==> flow/design.v <==
module processor
(
	output reg w_en,
	output reg done,
	output reg [7:0] addr,
	output reg [31:0] data_out,
	input clk,
	input rst_n,
	input start,
	input [31:0] data_in
);
	parameter RESET = 3'd0;
	parameter READ_DATA = 3'd1;
	parameter READ_INSTRUCTON = 3'd2;
	parameter DELAY = 3'd3;
	parameter EXECUTE = 3'd4;
	parameter ADD = 3'd0;
	parameter SUB = 3'd1;
	parameter MUL = 3'd2;
	parameter TR = 3'd3;
	parameter DET = 3'd4;
	reg [2:0] cs,ns;
	reg [1:0] read_data_counter;
	reg [3:0] a11,a12,a21,a22,b11,b12,b21,b22;
	always@(posedge clk or negedge rst_n)begin
		if(~rst_n) cs <= RESET;
		else cs <= ns;
	end
	always@(*)begin
		case(cs)
			RESET : ns = (start & rst_n) ? READ_DATA : RESET;
			READ_DATA : ns = (read_data_counter == 2) ? READ_INSTRUCTON : READ_DATA;
			READ_INSTRUCTON : ns = DELAY;
			DELAY : ns = EXECUTE;
			EXECUTE : ns = RESET;
			default : ns = RESET;
		endcase
	end
	always@(posedge clk or negedge rst_n)begin
		if(~rst_n)begin
			done <= 0;
			w_en <= 0;
			addr <= 8'd255;
			data_out <= 0;
			read_data_counter <= 0;
			a11 <= 0;
			a12 <= 0;
			a21 <= 0; 
			a22 <= 0;
			b11 <= 0;
			b12 <= 0;
			b21 <= 0;
			b22 <= 0;	
		end
		else begin
			case(ns)
				RESET : begin
					done <= 0;
					w_en <= 0;
					addr <= 8'd255;
					data_out <= 0;
					read_data_counter <= 0;
					a11 <= 0;
					a12 <= 0;
					a21 <= 0; 
					a22 <= 0;
					b11 <= 0;
					b12 <= 0;
					b21 <= 0;
					b22 <= 0;
				end
				READ_DATA : begin
					done <= 0;
					w_en <= 0;
					addr <= 8'd255;
					data_out <= 0;
					read_data_counter <= read_data_counter + 1;
					a11 <= data_in[3:0];
					a12 <= data_in[7:4];
					a21 <= data_in[11:8]; 
					a22 <= data_in[15:12];
					b11 <= data_in[19:16];
					b12 <= data_in[23:20];
					b21 <= data_in[27:24];
					b22 <= data_in[31:28];
				end
				READ_INSTRUCTON : begin
					done <= 0;
					w_en <= 0;
					addr <= 0;
					data_out <= 0;
					read_data_counter <= 0;
					a11 <= a11;
					a12 <= a12;
					a21 <= a21; 
					a22 <= a22;
					b11 <= b11;
					b12 <= b12;
					b21 <= b21;
					b22 <= b22;
				end
				DELAY : begin
					done <= done;
					w_en <= w_en;
					addr <= addr;
					data_out <= 0;
					read_data_counter <= 0;
					a11 <= a11;
					a12 <= a12;
					a21 <= a21; 
					a22 <= a22;
					b11 <= b11;
					b12 <= b12;
					b21 <= b21;
					b22 <= b22;
				end
				EXECUTE : begin
					addr <= data_in[7:0];
					read_data_counter <= read_data_counter;
					a11 <= a11;
					a12 <= a12;
					a21 <= a21; 
					a22 <= a22;
					b11 <= b11;
					b12 <= b12;
					b21 <= b21;
					b22 <= b22;
					case(data_in[31:29])
						ADD : begin
							done <= 1;
							w_en <= 1;
							data_out [7:0] <= $signed(a11) + $signed(b11);
							data_out [15:8] <= $signed(a12) + $signed(b12);
							data_out [23:16] <= $signed(a21) + $signed(b21);
							data_out [31:24] <= $signed(a22) + $signed(b22);
						end
						SUB : begin
							done <= 1;
							w_en <= 1;
							data_out [7:0] <= $signed(a11) - $signed(b11);
							data_out [15:8] <= $signed(a12) - $signed(b12);
							data_out [23:16] <= $signed(a21) - $signed(b21);
							data_out [31:24] <= $signed(a22) - $signed(b22);
						end
						MUL : begin
							done <= 1;
							w_en <= 1;
							data_out [7:0] <= ($signed(a11) * $signed(b11)) + ($signed(a12) * $signed(b21));
							data_out [15:8] <= ($signed(a11) * $signed(b12)) + ($signed(a12) * $signed(b22));
							data_out [23:16] <= ($signed(a21) * $signed(b11)) + ($signed(a22) * $signed(b21));
							data_out [31:24] <= ($signed(a21) * $signed(b12)) + ($signed(a22) * $signed(b22));
						end
						TR : begin
							done <= 1;
							w_en <= 1;
							data_out [7:0] <= {a11[3],a11[3],a11[3],a11[3],a11};
							data_out [15:8] <= {a21[3],a21[3],a21[3],a21[3],a21};
							data_out [23:16] <= {a12[3],a12[3],a12[3],a12[3],a12};
							data_out [31:24] <= {a22[3],a22[3],a22[3],a22[3],a22};
						end
						DET : begin
							done <= 1;
							w_en <= 1;
							data_out <= ($signed(a11) * $signed(a22)) - ($signed(a12) * $signed(a21));
						end
						default : begin
							done <= 0;
							w_en <= 0;
						end
					endcase
				end
			endcase
		end
	end
endmodule
-- From RTL to reports: processor
What the tools print for processor, step after step.
Lines are those of the file above, counted from 1.
Cell names lack the library's common part.
A cell with - has no value.
- top: processor
- clock input: clk
- library: sky130hd
- corner: tt_025C_1v80

-- After elaboration
Yosys after proc, flatten, opt, wreduce and memory -nomap, before mapping. Memory bits, and registers merged into a memory's read port (data or address), are not among the register bits. Print and check cells are not counted.
- add/sub/neg operators: 14
- multipliers at 10
- noted equal/unequal tests: 13
- multiplexer cells at 23
- noted bitwise gates (word level): 1
- reduce/logical cells: 14
- operators with widths (operator ; count):
    multiplier 4 x 4 -> 8 bit ; 10
    case mux 8 bit (select 5 bit) ; 4
    case mux 8 bit (select 2 bit) ; 4
    case mux 4 bit (select 2 bit) ; 8
    adder 8 bit ; 4
    case mux 8 bit (select 3 bit) ; 1
    adder 4 x 4 -> 5 bit ; 4
    subtractor 4 x 4 -> 5 bit ; 4
    == test 3 x 2 -> 1 bit with constant B ; 6
    case mux 3 bit (select 4 bit) ; 1
    == test 3 x 1 -> 1 bit with constant B ; 3
    logical NOT 3 bit ; 3
    subtractor 8 x 8 -> 9 bit ; 1
    nonzero test 2 bit ; 4
    == test 3 bit with constant B ; 2
    OR reduction 3 bit ; 2
    != test 6 bit with constant B ; 1
    OR reduction 5 bit ; 1
    OR reduction 4 bit ; 1
    case mux 2 bit (select 2 bit) ; 1
    nonzero test 3 bit ; 1
    adder 2 x 1 -> 2 bit with constant B ; 1
    == test 2 bit with constant B ; 1
    AND reduction 2 bit ; 1
    OR reduction 2 bit ; 1
    case mux 1 bit (select 2 bit) ; 1
    two-way mux 2 bit ; 1
    two-way mux 1 bit ; 2
    AND 1 bit ; 1
- register bits: 78
- noted input port bits: 35
- noted elaborated cells: 88

-- Logic depth
Yosys ltp: most cells in a row. Word level: on the elaborated netlist, between registers, memories and ports. Mapped: between sequential cells and ports; inverters and the memories' decode and read muxes count.
- depth in word-level cells: 7
- noted ABC_AREA: 0
- gate-level depth with buffers at 20
- gate-level depth less buffers: 19

-- After synthesis
The flow's flattened synthesis, as Yosys stat reports it; memories are mapped. The netlist is that of the ABC_AREA named above (0 if unset); the other value can give another one.
- cells by type (type ; count):
    fa_1 ; 144
    ha_1 ; 147
    dfrtp_1 ; 71
    inv_1 ; 238
    xnor2_1 ; 68
    nand2_1 ; 102
    o21ai_0 ; 75
    nor2_1 ; 97
    a21oi_1 ; 59
    and2_1 ; 47
    dfstp_2 ; 9
    xor2_1 ; 23
    a21o_1 ; 23
    clkbuf_1 ; 37
    a221o_1 ; 13
    nand3_1 ; 24
    a221oi_1 ; 13
    a22o_1 ; 7
Not listed: further types 31, cells in them 100.
- standard cells after synthesis at 1297
- chip area (Yosys): 11604.9 um^2
- noted mapped flip-flops: 80

-- Worst setup path after synthesis
Path of least setup slack by OpenSTA after synthesis, without wires, with an ideal clock, recovery checks aside; 20% of the period is set as input and as output delay. Where synthesis merged equal registers, the netlist keeps one of their names.
- kind: register to register
- start: register a22[1]
- end: register data_out[15]
- noted period: 7.0 ns
- time at the first pin: 0.000 ns
- data arrival time: 4.702 ns
- noted required time: 6.874 ns
- noted path slack: 2.172 ns
- path delay: 4.828 ns
- noted driving pins on the path: 19
- noted path buffers: 1
- noted synthesis period reached: 4.828 ns
"path delay" = arrival - input delay + setup time.
"driving pins on the path": output pins that drive a net of the path, with the launching flip-flop's if there is one; two outputs of one cell count as two.
"synthesis period reached" = period - worst setup slack (recovery checks aside). The figure is calculated, with input and output delays left at 20% of the set period.
The rows between start and end are the longest chain of elaborated cells between them; the timing report does not say that the signal goes this way. Where chains are equally long, one stands for them.
Each line given opens the expression or statement behind the cell; cells for indexed reads and writes are added by Yosys, which also makes memories of some case tables.
At most two assigning lines are given for a register; there are more.
- cells stage by stage: dfrtp_1 -> clkbuf_1 -> nand2_1 -> fa_1 -> fa_1 -> ha_1 -> inv_1 -> fa_1 -> inv_1 -> fa_1 -> inv_1 -> ha_1 -> a31oi_1 -> a22oi_1 -> a31oi_1 -> xnor2_2 -> o21bai_4 -> nor2_1 -> a221o_1
- noted cells in the longest elaborated chain: 4
- noted elaborated cells between the ends (all ways): 4
- noted source lines of those cells: 3
- ends and longest elaborated chain, after synthesis (item ; line ; RTL):
    from (decl) ; 24 ; reg [3:0] a11,a12,a21,a22,b11,b12,b21,b22;
    from (assign) ; 81 ; a22 <= data_in[15:12];
    from (assign) ; 96 ; a22 <= a22;
    multiplier 4 x 4 -> 8 bit ; 164 ; data_out <= ($signed(a11) * $signed(a22)) - ($signed(a12) * $signed(a21));
    subtractor 8 x 8 -> 9 bit ; 164 ;
    case mux 8 bit (select 5 bit) ; 128 ; case(data_in[31:29])
    case mux 8 bit (select 2 bit) ; 56 ; case(ns)
    to (assign) ; 133 ; data_out [15:8] <= $signed(a12) + $signed(b12);
    to (assign) ; 141 ; data_out [15:8] <= $signed(a12) - $signed(b12);
    to (decl) ; 6 ; output reg [31:0] data_out,

-- Path in the finished layout
From the final timing report of stored run 1: the path of least setup slack in the routed layout; clock arrival at registers is part of the times.
- kind: register to register
- start: register a11[2]
- end: register data_out[18]
- noted period: 5.65 ns
- time at the first pin: 0.37 ns
- data arrival time: 4.98 ns
- noted required time: 5.92 ns
- noted path slack: 0.93 ns
- noted driving pins on the path: 16
- noted path buffers: 1
The rows between start and end are the longest chain of elaborated cells between them; the timing report does not say that the signal goes this way. Where chains are equally long, one stands for them.
At most two assigning lines are given for a register; there are more.
- cells stage by stage: dfrtp_2 -> and2_1 -> fa_1 -> fa_1 -> fa_1 -> fa_1 -> ha_4 -> ha_4 -> o21ai_1 -> a22oi_2 -> a31oi_4 -> xnor2_4 -> buf_4 -> nor2_4 -> a2111oi_1 -> a21o_1
- noted cells in the longest elaborated chain: 4
- noted elaborated cells between the ends (all ways): 4
- noted source lines of those cells: 3
- ends and longest elaborated chain, after layout (item ; line ; RTL):
    from (decl) ; 24 ; reg [3:0] a11,a12,a21,a22,b11,b12,b21,b22;
    from (assign) ; 78 ; a11 <= data_in[3:0];
    from (assign) ; 93 ; a11 <= a11;
    multiplier 4 x 4 -> 8 bit ; 164 ; data_out <= ($signed(a11) * $signed(a22)) - ($signed(a12) * $signed(a21));
    subtractor 8 x 8 -> 9 bit ; 164 ;
    case mux 8 bit (select 5 bit) ; 128 ; case(data_in[31:29])
    case mux 8 bit (select 2 bit) ; 56 ; case(ns)
    to (assign) ; 134 ; data_out [23:16] <= $signed(a21) + $signed(b21);
    to (assign) ; 142 ; data_out [23:16] <= $signed(a21) - $signed(b21);
    to (decl) ; 6 ; output reg [31:0] data_out,

Settings and measured results of 2 stored flow runs for module processor (sky130hd), not sorted in any way. The constraints put input and output delay at 20% of the set period each and load the outputs with 0.01 pF.
"clock period reached" = clock period - worst setup slack. The figure is calculated, with input and output delays left at 20% of the set period.
"time of the worst setup path" means the part of the period allowed to the worst setup path (the constraints hold back 20% at inputs and 20% at outputs) less its slack; where the path has registers, the arrival times of their clocks count too.
"total power of the final layout" rests on the timing tool's default activity at the inputs, not on a simulated workload.

Stored run 1
Settings were CELL_PAD_IN_SITES_DETAIL_PLACEMENT = 0; CORE_ASPECT_RATIO = 0.89; CTS_CLUSTER_DIAMETER = 344; HOLD_SLACK_MARGIN = 0.05; PLACE_DENSITY_LB_ADDON = 0.1; SETUP_SLACK_MARGIN = 0.97; SLEW_MARGIN = 15; period_ns = 5.65; CAP_MARGIN = 20; CORE_MARGIN = 2; CORE_UTILIZATION = 40
- noted the Yosys chip area after synthesis: 11604.9 um^2
- post-route utilization: 48.6%
- total die area: 30393.5 um^2
- total power of the final layout: 0.001346 W
- worst setup slack after layout: 0.932 ns
- clock period reached at 4.718 ns
- noted the time of the worst setup path: 4.72 ns
- worst setup path kind: register to register

Stored run 2
Settings were CORE_UTILIZATION = 54; CTS_CLUSTER_DIAMETER = 102; GPL_ROUTABILITY_DRIVEN = 0; GPL_TIMING_DRIVEN = 1; PLACE_DENSITY_LB_ADDON = 0.29; period_ns = 7.21; CAP_MARGIN = 20; CORE_MARGIN = 2; SLEW_MARGIN = 20
- noted the Yosys chip area after synthesis: 11604.9 um^2
- post-route utilization: 61.3%
- total die area: 22678.9 um^2
- total power of the final layout: 0.001023 W
- worst setup slack after layout: 1.691 ns
- clock period reached at 5.519 ns
- noted the time of the worst setup path: 5.52 ns
- worst setup path kind: register to register
